==> flow/design.v <==
`timescale 1ns/1ps
module RxD (
    input  wire       clk,
    input  wire       rx,        
    input  wire       rst,       
    output reg [7:0]  data,
    output reg        data_valid
);
    parameter CLK_FREQ = 100_000_000;            
    parameter BAUD     = 115200;
    localparam integer BAUD_TICKS = 868;         
    localparam integer HALF_BAUD  = 434;         
    reg [15:0] counter;                          
    reg [3:0]  bit_index;                        
    reg [9:0]  shift_reg;       
    reg [9:0]  next_shift;                      
    reg        receiving;                
    reg rx_ff1, rx_ff2; 
    wire rx_sync;
    always @(posedge clk) begin
        if (rst) begin
            rx_ff1 <= 1'b1;
            rx_ff2 <= 1'b1;
        end else begin
            rx_ff1 <= rx;
            rx_ff2 <= rx_ff1;
        end
    end
    assign rx_sync = rx_ff2;
    always @(posedge clk) begin
        if (rst) begin                           
            receiving  <= 1'b0;
            counter    <= 0;
            bit_index  <= 0;
            shift_reg  <= 10'b1111111111;
            data       <= 8'h00;
            data_valid <= 1'b0;
        end else begin
            data_valid <= 1'b0;                  
            if (!receiving) begin                
                if (rx_sync == 1'b0) begin
                    receiving <= 1'b1;           
                    counter   <= HALF_BAUD;      
                    bit_index <= 0;              
                end
            end else begin                       
                if (counter == BAUD_TICKS - 1) begin     
                    counter <= 0;                
                    next_shift = {rx_sync, shift_reg[9:1]};
                    shift_reg <= next_shift;
                    if (bit_index == 9) begin    
                        receiving  <= 1'b0;
                        data       <= next_shift[8:1];       
                        data_valid <= 1'b1;                  
                    end
                    bit_index <= bit_index + 1;      
                end else begin
                    counter <= counter + 1;          
                end
            end
        end
    end
endmodule
module TxD (
    input wire clk,
    input wire [7:0] data,
    input wire send,
    input wire rst,
    output reg tx,
    output reg busy
);
    parameter CLK_FREQ = 100000000;  
    parameter BAUD     = 115200;
    localparam integer BAUD_TICKS = 868;
    reg [15:0] counter;
    reg [3:0]  bit_index;
    reg [9:0]  shift_reg;
    always @(posedge clk) begin
        if (rst) begin
            busy      <= 1'b0;                 
            tx        <= 1'b1;                 
            counter   <= 0;
            bit_index <= 0;
            shift_reg <= 10'b1111111111;
        end 
        else begin
            if (!busy) begin
                tx <= 1'b1;  
                if (send) begin
                    shift_reg <= {1'b1, data, 1'b0}; 
                    busy      <= 1'b1;
                    counter   <= 0;
                    bit_index <= 0;
                end
            end 
            else begin 
                if (counter == BAUD_TICKS - 1) begin
                    counter   <= 0;
                    tx        <= shift_reg[0];  
                    shift_reg <= {1'b1, shift_reg[9:1]};  
                    bit_index <= bit_index + 1;
                    if (bit_index == 9) begin
                        busy <= 1'b0; 
                    end
                end 
                else begin
                    counter <= counter + 1;
                end
            end
        end
    end
endmodule
module data_parser (
    input  wire        clk,
    input  wire        rst,
    input  wire [7:0]  data_in,              
    input  wire        data_valid,           
    output reg  [7:0]  CT_out,               
    output reg [15:0]  FSA_out,
    output reg [15:0]  LSA_out,
    output reg         start_frame,          
    output reg         frame_done,
    output reg         sample_valid,         
    output reg [15:0]  sample_value,         
    output reg [15:0]  sample_idx           
);
    localparam S_HDR1      = 4'd0;          
    localparam S_HDR2      = 4'd1;
    localparam S_CT        = 4'd2;
    localparam S_FSA_LO    = 4'd3;
    localparam S_FSA_HI    = 4'd4;
    localparam S_LSA_LO    = 4'd5;
    localparam S_LSA_HI    = 4'd6;
    localparam S_SAMPLE_LO = 4'd7;
    localparam S_SAMPLE_HI = 4'd8;
    reg [3:0] state;                         
    reg [7:0] sample_lo;                     
    reg [15:0] next_sample_idx;              
    reg [15:0] sample_value_buf;
    reg [15:0] sample_idx_buf;
    reg        sample_ready;          
    reg        frame_done_pending;    
    always @(posedge clk) begin
        if (rst) begin                       
            state            <= S_HDR1;
            CT_out           <= 8'd0;
            FSA_out          <= 16'd0;
            LSA_out          <= 16'd0;
            start_frame      <= 1'b0;
            sample_valid     <= 1'b0;
            sample_value     <= 16'd0;
            sample_idx       <= 16'd0;
            frame_done       <= 1'b0;
            sample_lo        <= 8'd0;
            next_sample_idx  <= 16'd0;
            sample_value_buf <= 16'd0;
            sample_idx_buf   <= 16'd0;
            sample_ready     <= 1'b0;
            frame_done_pending<=1'b0;
        end else begin                       
            start_frame  <= 1'b0;
            sample_valid <= 1'b0;
            frame_done   <= 1'b0;
            if (sample_ready) begin
                sample_valid <= 1'b1;
                sample_value <= sample_value_buf;
                sample_idx   <= sample_idx_buf;
                if (frame_done_pending) begin
                    frame_done <= 1'b1;
                end
                sample_ready      <= 1'b0;
                frame_done_pending<= 1'b0;
            end
            case (state)
                S_HDR1: if (data_valid && data_in == 8'h55) state <= S_HDR2;      
                S_HDR2: if (data_valid) begin                       
                    if (data_in == 8'hAA) state <= S_CT;
                    else if (data_in == 8'h55) state <= S_HDR2;      
                    else state <= S_HDR1;                            
                end
                S_CT: if (data_valid) begin              
                    CT_out <= data_in;
                    start_frame <= 1'b1;
                    state <= S_FSA_LO;
                end
                S_FSA_LO: if (data_valid) begin          
                    FSA_out[7:0] <= data_in;
                    state <= S_FSA_HI;
                end
                S_FSA_HI: if (data_valid) begin          
                    FSA_out[15:8] <= data_in;
                    state <= S_LSA_LO;
                end
                S_LSA_LO: if (data_valid) begin          
                    LSA_out[7:0] <= data_in;
                    state <= S_LSA_HI;
                end
                S_LSA_HI: if (data_valid) begin          
                    LSA_out[15:8] <= data_in;
                    next_sample_idx <= 16'd0;            
                    state <= S_SAMPLE_LO;
                end
                S_SAMPLE_LO: if (data_valid) begin       
                    sample_lo <= data_in;
                    state <= S_SAMPLE_HI;
                end
                S_SAMPLE_HI: if (data_valid) begin
                    sample_value_buf <= {data_in, sample_lo};        
                    sample_idx_buf   <= next_sample_idx;
                    sample_ready     <= 1'b1;
                    if (next_sample_idx + 1 == CT_out) begin         
                        frame_done_pending <= 1'b1;
                        next_sample_idx <= 16'd0;
                        state <= S_HDR1;
                    end else begin
                        next_sample_idx <= next_sample_idx + 1;      
                        state <= S_SAMPLE_LO;
                    end
                end
                default: state <= S_HDR1;                            
            endcase
        end
    end
endmodule
module sample_processor (
    input  wire        clk,
    input  wire        rst,
    input  wire        start_frame,
    input  wire        sample_valid,
    input  wire [15:0] sample_value,
    input  wire [15:0] sample_idx_in,
    output reg  [15:0] max_idx,
    output reg  [15:0] min_idx,
    output reg  [15:0] max_dist,
    output reg  [15:0] min_dist,
    output reg  [15:0] obs_alert
);
    wire [10:0] THRESH = 11'b10000000000;
    wire is_close = sample_value < THRESH;
    wire [15:0] mask = (sample_idx_in < 16) ? (16'h1 << sample_idx_in) : 16'h0;
    always @(posedge clk) begin
        if (rst) begin                       
            max_idx  <= 16'd0;
            min_idx  <= 16'd0;
            max_dist <= 16'd0;
            min_dist <= 16'hFFFF;
            obs_alert<= 16'd0;
        end else if (start_frame) begin
            max_idx  <= 16'd0;                       
            min_idx  <= 16'd0;
            max_dist <= 16'd0;
            min_dist <= 16'hFFFF;
            obs_alert<= 16'd0;
        end else if (sample_valid) begin
            if (sample_value > max_dist) begin       
                max_dist <= sample_value;
                max_idx  <= sample_idx_in;
            end
            if (sample_value < min_dist) begin
                min_dist <= sample_value;
                min_idx  <= sample_idx_in;
            end
            obs_alert <= obs_alert | (mask & {16{is_close}});
        end
    end
endmodule
module angle_calc_simple (
    input  wire        clk,
    input  wire        rst,         
    input  wire        start,       
    input  wire [15:0] FSA,
    input  wire [15:0] LSA,
    input  wire [7:0]  CT,         
    input  wire [15:0] max_idx, 
    input  wire [15:0] min_idx,
    output reg  [15:0] max_angle,
    output reg  [15:0] min_angle,
    output reg         done         
);
    function [4:0] ct_log2;
        input [7:0] in_ct;
        begin
            case (in_ct)
                8'd1:   ct_log2 = 5'd0;
                8'd2:   ct_log2 = 5'd1;
                8'd4:   ct_log2 = 5'd2;
                8'd8:   ct_log2 = 5'd3;
                8'd16:  ct_log2 = 5'd4;
                8'd32:  ct_log2 = 5'd5;
                8'd64:  ct_log2 = 5'd6;
                8'd128: ct_log2 = 5'd7;
                default: ct_log2 = 5'd0;
            endcase
        end
    endfunction
    reg [15:0] FSA_r, LSA_r;
    reg [7:0]  CT_r;
    reg [15:0] max_idx_r, min_idx_r;
    reg [31:0] span_r;    
    reg [4:0]  k_r;       
    reg        do_calc;   
    wire [31:0] delta_w;
    assign delta_w = (k_r == 5'd0) ? span_r : (span_r >> k_r);
    wire [47:0] prod_max_w = delta_w * max_idx_r;
    wire [47:0] prod_min_w = delta_w * min_idx_r;
    wire [47:0] sum_max_w = prod_max_w + {32'd0, FSA_r};
    wire [47:0] sum_min_w = prod_min_w + {32'd0, FSA_r};
    wire [47:0] sum_max_adj_w = (sum_max_w >= 48'd36000) ? (sum_max_w - 48'd36000) : sum_max_w;
    wire [47:0] sum_min_adj_w = (sum_min_w >= 48'd36000) ? (sum_min_w - 48'd36000) : sum_min_w;
    always @(posedge clk) begin
        if (rst) begin                                   
            FSA_r     <= 16'd0;
            LSA_r     <= 16'd0;
            CT_r      <= 8'd0;
            max_idx_r <= 16'd0;
            min_idx_r <= 16'd0;
            span_r    <= 32'd0;
            k_r       <= 5'd0;
            do_calc   <= 1'b0;
            max_angle <= 16'd0;
            min_angle <= 16'd0;
            done      <= 1'b0;
        end else begin
            done <= 1'b0;
            if (start) begin                             
                FSA_r     <= FSA;
                LSA_r     <= LSA;
                CT_r      <= CT;
                max_idx_r <= max_idx;
                min_idx_r <= min_idx;
                if (LSA >= FSA) span_r <= LSA - FSA;     
                else             span_r <= (LSA + 16'd36000) - FSA;
                k_r <= ct_log2(CT);
                do_calc <= 1'b1;
            end else if (do_calc) begin                  
                max_angle <= sum_max_adj_w[15:0];
                min_angle <= sum_min_adj_w[15:0];
                done <= 1'b1;
                do_calc <= 1'b0;
            end
        end
    end
endmodule
`timescale 1ns/1ps
module distance_process (
    input  wire        clk,
    input  wire        rst,
    input  wire [7:0]  data_in,
    input  wire        data_valid,
    output wire [15:0] max_idx,
    output wire [15:0] min_idx,
    output wire [15:0] max_dist,
    output wire [15:0] min_dist,
    output wire [15:0] obs_alert,
    output wire [15:0] max_angle,
    output wire [15:0] min_angle,
    output wire        angle_done
);
    wire [7:0]  CT_w;
    wire [15:0] FSA_w, LSA_w;
    wire        start_frame_w;
    wire        sample_valid_w;
    wire [15:0] sample_value_w;
    wire [15:0] sample_idx_w;
    wire        frame_done_w;
    data_parser u_parser (
        .clk(clk),
        .rst(rst),
        .data_in(data_in),
        .data_valid(data_valid),
        .CT_out(CT_w),
        .FSA_out(FSA_w),
        .LSA_out(LSA_w),
        .start_frame(start_frame_w),
        .sample_valid(sample_valid_w),
        .sample_value(sample_value_w),
        .sample_idx(sample_idx_w),
        .frame_done(frame_done_w)
    );
    sample_processor u_sp (
        .clk(clk),
        .rst(rst),
        .start_frame(start_frame_w),
        .sample_valid(sample_valid_w),
        .sample_value(sample_value_w),
        .sample_idx_in(sample_idx_w),
        .max_idx(max_idx),
        .min_idx(min_idx),
        .max_dist(max_dist),
        .min_dist(min_dist),
        .obs_alert(obs_alert)
    );
    reg frame_done_d;
    reg angle_start_pulse;
    always @(posedge clk) begin
        if (rst) begin
            frame_done_d <= 1'b0;                
            angle_start_pulse <= 1'b0;
        end else begin
            frame_done_d <= frame_done_w;        
            angle_start_pulse <= frame_done_d;
        end
    end
    angle_calc_simple u_angle (
        .clk(clk),
        .rst(rst),
        .start(angle_start_pulse),
        .FSA(FSA_w),
        .LSA(LSA_w),
        .CT(CT_w),
        .max_idx(max_idx),
        .min_idx(min_idx),
        .max_angle(max_angle),
        .min_angle(min_angle),
        .done(angle_done)
    );
endmodule
`timescale 1ns/1ps
module lidar_system_top (
    input  wire clk,
    input  wire rst,
    input  wire rx,      
    output wire tx,      
    output wire [15:0] dbg_max_idx,
    output wire [15:0] dbg_min_idx,
    output wire [15:0] dbg_max_dist,
    output wire [15:0] dbg_min_dist,
    output wire [15:0] dbg_obs_alert,
    output wire [15:0] dbg_max_angle,
    output wire [15:0] dbg_min_angle,
    output wire        dbg_angle_done
);
    wire [7:0] rx_data;
    wire       rx_valid;
    RxD u_rxd (
        .clk(clk),
        .rx(rx),
        .rst(rst),
        .data(rx_data),
        .data_valid(rx_valid)
    );
    wire [15:0] max_idx, min_idx, max_dist, min_dist, obs_alert;
    wire [15:0] max_angle, min_angle;
    wire        angle_done;
    distance_process u_dp (
        .clk(clk),
        .rst(rst),
        .data_in(rx_data),
        .data_valid(rx_valid),
        .max_idx(max_idx),
        .min_idx(min_idx),
        .max_dist(max_dist),
        .min_dist(min_dist),
        .obs_alert(obs_alert),
        .max_angle(max_angle),
        .min_angle(min_angle),
        .angle_done(angle_done)
    );
    reg [7:0] tx_data;               
    reg       tx_send;               
    wire      tx_busy;               
    reg [31:0] tx_packet;            
    TxD u_txd (
        .clk(clk),
        .rst(rst),
        .data(tx_data),
        .send(tx_send),
        .tx(tx),
        .busy(tx_busy)
    );
    localparam TX_IDLE  = 3'd0;  
    localparam TX_PREP  = 3'd1;  
    localparam TX_SEND  = 3'd2;  
    localparam TX_WAIT  = 3'd3;  
    reg [2:0] tx_state;     
    reg [1:0] byte_ptr;     
    reg [15:0] send_word;   
    reg angle_done_d;
    always @(posedge clk) begin
        if (rst) angle_done_d <= 1'b0;
        else     angle_done_d <= angle_done;
    end
    always @(posedge clk) begin
        if (rst) begin                           
            tx_state   <= TX_IDLE;
            tx_send    <= 1'b0;
            tx_data    <= 8'd0;
            tx_packet  <= 32'd0;
            byte_ptr   <= 2'd0;
        end else begin
            tx_send <= 1'b0;
            case (tx_state)
                TX_IDLE: begin
                    if (angle_done_d) begin
                        tx_packet <= { min_angle[15:8], min_angle[7:0], max_angle[15:8], max_angle[7:0] };
                        byte_ptr <= 2'd0;            
                        tx_state <= TX_PREP;         
                    end
                end
                TX_PREP: begin
                    case (byte_ptr)                 
                        2'd0: tx_data <= tx_packet[7:0];     
                        2'd1: tx_data <= tx_packet[15:8];    
                        2'd2: tx_data <= tx_packet[23:16];   
                        2'd3: tx_data <= tx_packet[31:24];   
                        default: tx_data <= 8'h00;
                    endcase
                    tx_state <= TX_SEND;
                end
                TX_SEND: begin
                    if (!tx_busy) begin          
                        tx_send <= 1'b1;
                        tx_state <= TX_WAIT;
                    end
                end
                TX_WAIT: begin                       
                    if (!tx_busy) begin
                        if (byte_ptr == 2'd3) begin  
                            byte_ptr <= 2'd0;
                            tx_state <= TX_IDLE;
                       end else begin                
                            byte_ptr <= byte_ptr + 1'b1;
                            tx_state <= TX_PREP;
                        end
                    end
                end
                default: tx_state <= TX_IDLE;        
            endcase
        end
    end
    assign dbg_max_idx   = max_idx;
    assign dbg_min_idx   = min_idx;
    assign dbg_max_dist  = max_dist;
    assign dbg_min_dist  = min_dist;
    assign dbg_obs_alert = obs_alert;
    assign dbg_max_angle = max_angle;
    assign dbg_min_angle = min_angle;
    assign dbg_angle_done = angle_done;
endmodule
# Step by step through the tools: lidar_system_top
# What the tools print for lidar_system_top, step after step.
# Lines are those of the file above, counted from 1.
# Library cell names are shortened.
# A cell with n/a has no value.
dict set report design {
  top_module {lidar_system_top}
  clock_port {clk}
  lib {sky130hd}
  pvt_corner {tt_025C_1v80}
}

# Word level
# Counts by Yosys on the flattened word-level netlist (proc, flatten, opt, wreduce; memories kept). Register bits leave out memories and registers merged into their read ports (data or address). Print and check cells are left out. Cells with the same type and inputs are merged into one.
dict set report word_totals {
  elab_cells 231
  ff_bits 459
  inputBits 3
  output_inout_bits 114
}
dict set report op_classes {
  muxes 67
  n_mul 2
  shifts 2
  reduce_logical 35
  eq_ne 43
  n_addsub 13
  bitwise 10
  cmp 7
}
# operator n
set ops {}
lappend ops {{32-bit by 16-bit multiplier with 48-bit output} 2}
lappend ops {{16-bit two-way mux} 12}
lappend ops {{48-bit by 16-bit adder with 48-bit output} 2}
lappend ops {{48-bit by 16-bit greater-or-equal comparator with 1-bit output (second input constant)} 2}
lappend ops {{32-bit two-way mux} 2}
lappend ops {{4-bit two-way mux} 15}
lappend ops {{4-bit case mux with 9-bit select} 1}
lappend ops {{16-bit by 1-bit adder with 16-bit output (second input constant)} 2}
lappend ops {{16-bit by 10-bit equality test with 1-bit output (second input constant)} 2}
lappend ops {{16-bit subtractor (second input constant)} 2}
lappend ops {{32-bit by 5-bit >> shifter with 32-bit output} 1}
lappend ops {{32-bit by 8-bit equality test with 1-bit output} 1}
lappend ops {{16-bit case mux with 2-bit select} 1}
lappend ops {{8-bit case mux with 4-bit select} 1}
lappend ops {{10-bit two-way mux} 3}
lappend ops {{2-bit != test (second input constant)} 14}
lappend ops {{2-bit AND reduction} 14}
lappend ops {{3-bit case mux with 7-bit select} 1}
lappend ops {{1-bit two-way mux} 21}
lappend ops {{17-bit by 16-bit subtractor with 18-bit output} 1}
lappend ops {{16-bit by 1-bit adder with 17-bit output (second input constant)} 1}
lappend ops {{16-bit by 16-bit subtractor with 17-bit output} 1}
lappend ops {{16-bit by 16-bit adder with 17-bit output (second input constant)} 1}
lappend ops {{1-bit by 16-bit << shifter with 16-bit output (first input constant)} 1}
lappend ops {{16-bit by 11-bit less-than comparator with 1-bit output (second input constant)} 1}
lappend ops {{16-bit greater-or-equal comparator} 1}
lappend ops {{16-bit > comparator} 1}
lappend ops {{16-bit less-than comparator} 1}
# Other operator kinds: 36; their cells: 71.

# Logic depth
# Longest topological path by Yosys (ltp), each cell counted once; first at word level (registers and memories cut), then after technology mapping (sequential cells cut; the memories' decode and read muxes count).
dict set report depth {
  word_depth 6
  ABC_AREA 0
  mapped_depth 36
}

# Netlist
# The flow's flattened synthesis, as Yosys stat reports it; memories are mapped. The netlist is that of the ABC_AREA named above (0 if unset); the other value can give another one.
dict set report synth_totals {
  seqArea_um2 8928.6
  ffs 446
  mapped_area_um2 53063.4
  buf_cells 348
  stdcells 6254
}
# cell_type n
set by_type {}
lappend by_type {fa_1 814}
lappend by_type {dfxtp_1 446}
lappend by_type {ha_1 358}
lappend by_type {inv_1 1067}
lappend by_type {nand2_1 879}
lappend by_type {mux2i_1 199}
lappend by_type {and2_1 301}
lappend by_type {a21oi_1 332}
lappend by_type {nor2_1 423}
lappend by_type {clkbuf_1 306}
lappend by_type {o21ai_0 133}
lappend by_type {nand3_1 115}
lappend by_type {xnor2_1 64}
lappend by_type {a21o_1 63}
lappend by_type {and3_1 62}
lappend by_type {xor2_1 43}
lappend by_type {a211oi_1 47}
lappend by_type {nand4_1 54}
# Not listed: further types 75, cells in them 548.
# The figures by module come from a second, unflattened synthesis with its own total; it is not the netlist above.
dict set report hier_totals {
  hier_cells 6403
  hier_area_um2 54011.8
}
# Rows give one instance, submodules left out.
# mod mod_seq_area_um2 mod_area_um2 n_inst n_cells
set modules {}
lappend modules {angle_calc_simple 2062.0 38942.3 1 4622}
lappend modules {data_parser 2842.7 5659.2 1 689}
lappend modules {sample_processor 1601.5 3906.2 1 438}
lappend modules {RxD 800.8 1958.1 1 222}
lappend modules {lidar_system_top 960.9 1939.4 1 242}
lappend modules {TxD 620.6 1554.0 1 186}
lappend modules {distance_process 40.0 52.6 1 4}

# Timing after synthesis
# OpenSTA on the mapped netlist: ideal clock, no wires. The path of least setup slack (recovery checks aside). Input and output delay are each 20% of the period. Register names are those of the netlist, which keeps one name where synthesis merged equal registers.
dict set report synth_path {
  path_kind {flip-flop to flip-flop}
  startpoint {register u_dp.u_angle.k_r[1]}
  endpoint {register u_dp.u_angle.max_angle[6]}
  setup_time_ns 0.070
  required_time_ns 9.930
  stages 29
  t_arrival_ns 8.187
  path_delay_ns 8.257
  clock_period_ns 10.0
  n_path_buf 4
  setup_slack_ns 1.744
  period_less_setup_slack_ns 8.256
}
# "path_delay_ns" is the arrival time less input delay plus setup time.
# "stages": output pins that drive a net of the path, with the launching flip-flop's if there is one; two outputs of one cell count as two.
# "period_less_setup_slack_ns" is the clock period less the worst setup slack; recovery checks do not enter. This is arithmetic on one report: input and output delays are still those of the set period (20% each).
# The rows between start and end are the longest chain of elaborated cells between them; the timing report does not say that the signal goes this way. Where chains are equally long, one stands for them.
# Each line given opens the expression or statement behind the cell; cells for indexed reads and writes are added by Yosys, which also makes memories of some case tables.
dict set report synth_between {
  cell_sequence {dfxtp_1 buf_1 clkbuf_1 mux4_2 mux2_2 clkbuf_1 and2_1 fa_1 fa_1 fa_1 fa_1 fa_1 inv_1 fa_1 inv_1 ha_1 a21o_1 o21bai_4 o21bai_2 and3_1 or4_4 a2111oi_4 nand4_1 nor4_1 nand3_1 and3b_1 buf_6 mux2_2 a21oi_1}
  elab_chain_len 6
  cells_between 8
  cone_lines 4
  classes_between {2 x add/sub; 1 x mul; 1 x compare; 1 x shift; 2 x mux; 1 x reduce/logical}
}
# item line_no
set synth_rtl {}
lappend synth_rtl {{from (decl)} 300} ;# reg [4:0]  k_r;
lappend synth_rtl {{from (assign)} 318} ;# k_r       <= 5'd0;
lappend synth_rtl {{from (assign)} 333} ;# k_r <= ct_log2(CT);
lappend synth_rtl {{32-bit by 5-bit >> shifter with 32-bit output} 303} ;# assign delta_w = (k_r == 5'd0) ? span_r : (span_r >> k_r);
lappend synth_rtl {{32-bit two-way mux} 303}
lappend synth_rtl {{32-bit by 16-bit multiplier with 48-bit output} 304} ;# wire [47:0] prod_max_w = delta_w * max_idx_r;
lappend synth_rtl {{48-bit by 16-bit adder with 48-bit output} 306} ;# wire [47:0] sum_max_w = prod_max_w + {32'd0, FSA_r};
lappend synth_rtl {{16-bit subtractor} 308} ;# wire [47:0] sum_max_adj_w = (sum_max_w >= 48'd36000) ? (sum_max_w - 48'd36000) : sum_max_w;
lappend synth_rtl {{16-bit two-way mux} 308}
lappend synth_rtl {{to (assign)} 320} ;# max_angle <= 16'd0;
lappend synth_rtl {{to (assign)} 336} ;# max_angle <= sum_max_adj_w[15:0];
lappend synth_rtl {{to (decl)} 276} ;# output reg  [15:0] max_angle,

# Path in the finished layout
# From the final timing report of stored run 1: the path of least setup slack in the routed layout; clock arrival at registers is part of the times.
dict set report layout_path {
  path_kind {flip-flop to flip-flop}
  startpoint {register u_dp.u_angle.span_r[13]}
  endpoint {register u_dp.u_angle.min_angle[12]}
  n_path_buf 4
  setup_slack_ns 1.10
  t_arrival_ns 8.98
  clock_period_ns 9.63
  stages 33
  setup_time_ns 0.15
  required_time_ns 10.08
}
# The rows between start and end are the longest chain of elaborated cells between them; the timing report does not say that the signal goes this way. Where chains are equally long, one stands for them.
# A register here has more assigning lines than the two given.
dict set report layout_between {
  cell_sequence {dfxtp_1 mux2_2 nor2_1 a21oi_2 mux2_4 buf_4 nand2_1 fa_1 inv_1 fa_1 inv_1 fa_1 fa_1 inv_1 fa_1 inv_1 fa_1 inv_1 ha_2 a21oi_1 o211ai_1 nand4_1 a31oi_2 a311oi_2 buf_4 mux2i_1 nor3_2 nand4_1 nor4_4 buf_4 buf_2 mux2i_1 a21oi_1}
  elab_chain_len 6
  cells_between 7
  cone_lines 4
  classes_between {2 x add/sub; 1 x mul; 1 x compare; 1 x shift; 2 x mux}
}
# item line_no
set layout_rtl {}
lappend layout_rtl {{from (decl)} 299} ;# reg [31:0] span_r;
lappend layout_rtl {{from (assign)} 331} ;# if (LSA >= FSA) span_r <= LSA - FSA;
lappend layout_rtl {{from (assign)} 332} ;# else             span_r <= (LSA + 16'd36000) - FSA;
lappend layout_rtl {{32-bit by 5-bit >> shifter with 32-bit output} 303} ;# assign delta_w = (k_r == 5'd0) ? span_r : (span_r >> k_r);
lappend layout_rtl {{32-bit two-way mux} 303}
lappend layout_rtl {{32-bit by 16-bit multiplier with 48-bit output} 305} ;# wire [47:0] prod_min_w = delta_w * min_idx_r;
lappend layout_rtl {{48-bit by 16-bit adder with 48-bit output} 307} ;# wire [47:0] sum_min_w = prod_min_w + {32'd0, FSA_r};
lappend layout_rtl {{16-bit subtractor} 309} ;# wire [47:0] sum_min_adj_w = (sum_min_w >= 48'd36000) ? (sum_min_w - 48'd36000) : sum_min_w;
lappend layout_rtl {{16-bit two-way mux} 309}
lappend layout_rtl {{to (assign)} 321} ;# min_angle <= 16'd0;
lappend layout_rtl {{to (assign)} 337} ;# min_angle <= sum_min_adj_w[15:0];
lappend layout_rtl {{to (decl)} 277} ;# output reg  [15:0] min_angle,

; Measured results for lidar_system_top: 6 stored runs of the Yosys and OpenROAD flow on sky130hd. The settings differ; the order carries no meaning. The constraints put input and output delay at 20% of the set period each and load the outputs with 0.01 pF.
; "timing.worst_path_ns" means the part of the period allowed to the worst setup path (the constraints hold back 20% at inputs and 20% at outputs) less its slack; where the path has registers, the arrival times of their clocks count too.
; "design_power_uw": no workload was simulated; the value follows from the tool's default switching activity.

[stored run 1: settings]
CORE_UTILIZATION = 40
PLACE_DENSITY = 0.6
SETUP_SLACK_MARGIN = 0.93
period_ns = 9.63
CAP_MARGIN = 20
CORE_MARGIN = 2
SLEW_MARGIN = 20
[stored run 1: results]
die_area_um2 = 135590.0
util_pct = 44.9
timing.worst_path_ns = 8.53
worstPathKind = flip-flop to flip-flop
synth_area_um2 = 53063.4
design_power_uw = 3722
fin_ws_ns = 1.100

[stored run 2: settings]
CELL_PAD_IN_SITES_DETAIL_PLACEMENT = 2
CORE_UTILIZATION = 56
CTS_CLUSTER_DIAMETER = 33
GPL_ROUTABILITY_DRIVEN = 0
MAX_ROUTING_LAYER = met4
PLACE_DENSITY = 0.64
SETUP_SLACK_MARGIN = 1.56
SLEW_MARGIN = 5
period_ns = 5.6
CAP_MARGIN = 20
CORE_MARGIN = 2
[stored run 2: results]
outcome = stopped before the end: placement reported DPL-0033

[stored run 3: settings]
CELL_PAD_IN_SITES_GLOBAL_PLACEMENT = 1
CORE_MARGIN = 4
CORE_UTILIZATION = 64
CTS_CLUSTER_DIAMETER = 29
MAX_ROUTING_LAYER = met4
MIN_ROUTING_LAYER = met1
PLACE_DENSITY = 0.52
SETUP_SLACK_MARGIN = 0.52
period_ns = 15.8
CAP_MARGIN = 20
SLEW_MARGIN = 20
[stored run 3: results]
die_area_um2 = 87583.4
synth_area_um2 = 53063.4
timing.worst_path_ns = 10.60
worstPathKind = flip-flop to flip-flop
design_power_uw = 2992
fin_ws_ns = 5.203
util_pct = 70.5

[stored run 4: settings]
CAP_MARGIN = 40
CORE_ASPECT_RATIO = 0.69
CORE_UTILIZATION = 46
CTS_CLUSTER_DIAMETER = 129
GPL_ROUTABILITY_DRIVEN = 0
GPL_TIMING_DRIVEN = 1
PLACE_DENSITY_LB_ADDON = 0.1
SETUP_SLACK_MARGIN = 0.91
SLEW_MARGIN = 35
TNS_END_PERCENT = 5
period_ns = 9.37
CORE_MARGIN = 2
[stored run 4: results]
timing.worst_path_ns = 8.43
worstPathKind = flip-flop to flip-flop
synth_area_um2 = 53063.4
design_power_uw = 3847
util_pct = 52.5
die_area_um2 = 118135.0
fin_ws_ns = 0.937

[stored run 5: settings]
ABC_AREA = 1
CELL_PAD_IN_SITES_DETAIL_PLACEMENT = 1
CORE_ASPECT_RATIO = 1.67
CTS_CLUSTER_DIAMETER = 164
GPL_TIMING_DRIVEN = 0
HOLD_SLACK_MARGIN = 0.11
MIN_ROUTING_LAYER = met2
SETUP_SLACK_MARGIN = 0.58
SLEW_MARGIN = 0
TNS_END_PERCENT = 90
period_ns = 10.0
CAP_MARGIN = 20
CORE_MARGIN = 2
CORE_UTILIZATION = 40
[stored run 5: results]
synth_area_um2 = 53408.7
die_area_um2 = 136558.0
design_power_uw = 3750
util_pct = 44.2
fin_ws_ns = 0.704
timing.worst_path_ns = 9.30
worstPathKind = flip-flop to flip-flop

[stored run 6: settings]
ABC_AREA = 0
CAP_MARGIN = 40
CELL_PAD_IN_SITES_GLOBAL_PLACEMENT = 3
CORE_ASPECT_RATIO = 0.57
CORE_UTILIZATION = 31
CTS_CLUSTER_DIAMETER = 167
GPL_ROUTABILITY_DRIVEN = 0
GPL_TIMING_DRIVEN = 1
MAX_ROUTING_LAYER = met4
PLACE_DENSITY_LB_ADDON = 0.13
SETUP_SLACK_MARGIN = 0.91
SLEW_MARGIN = 20
TNS_END_PERCENT = 90
period_ns = 9.37
CORE_MARGIN = 2
[stored run 6: results]
design_power_uw = 3931
synth_area_um2 = 53063.4
fin_ws_ns = 0.871
timing.worst_path_ns = 8.50
worstPathKind = flip-flop to flip-flop
util_pct = 36.9
die_area_um2 = 174631.0
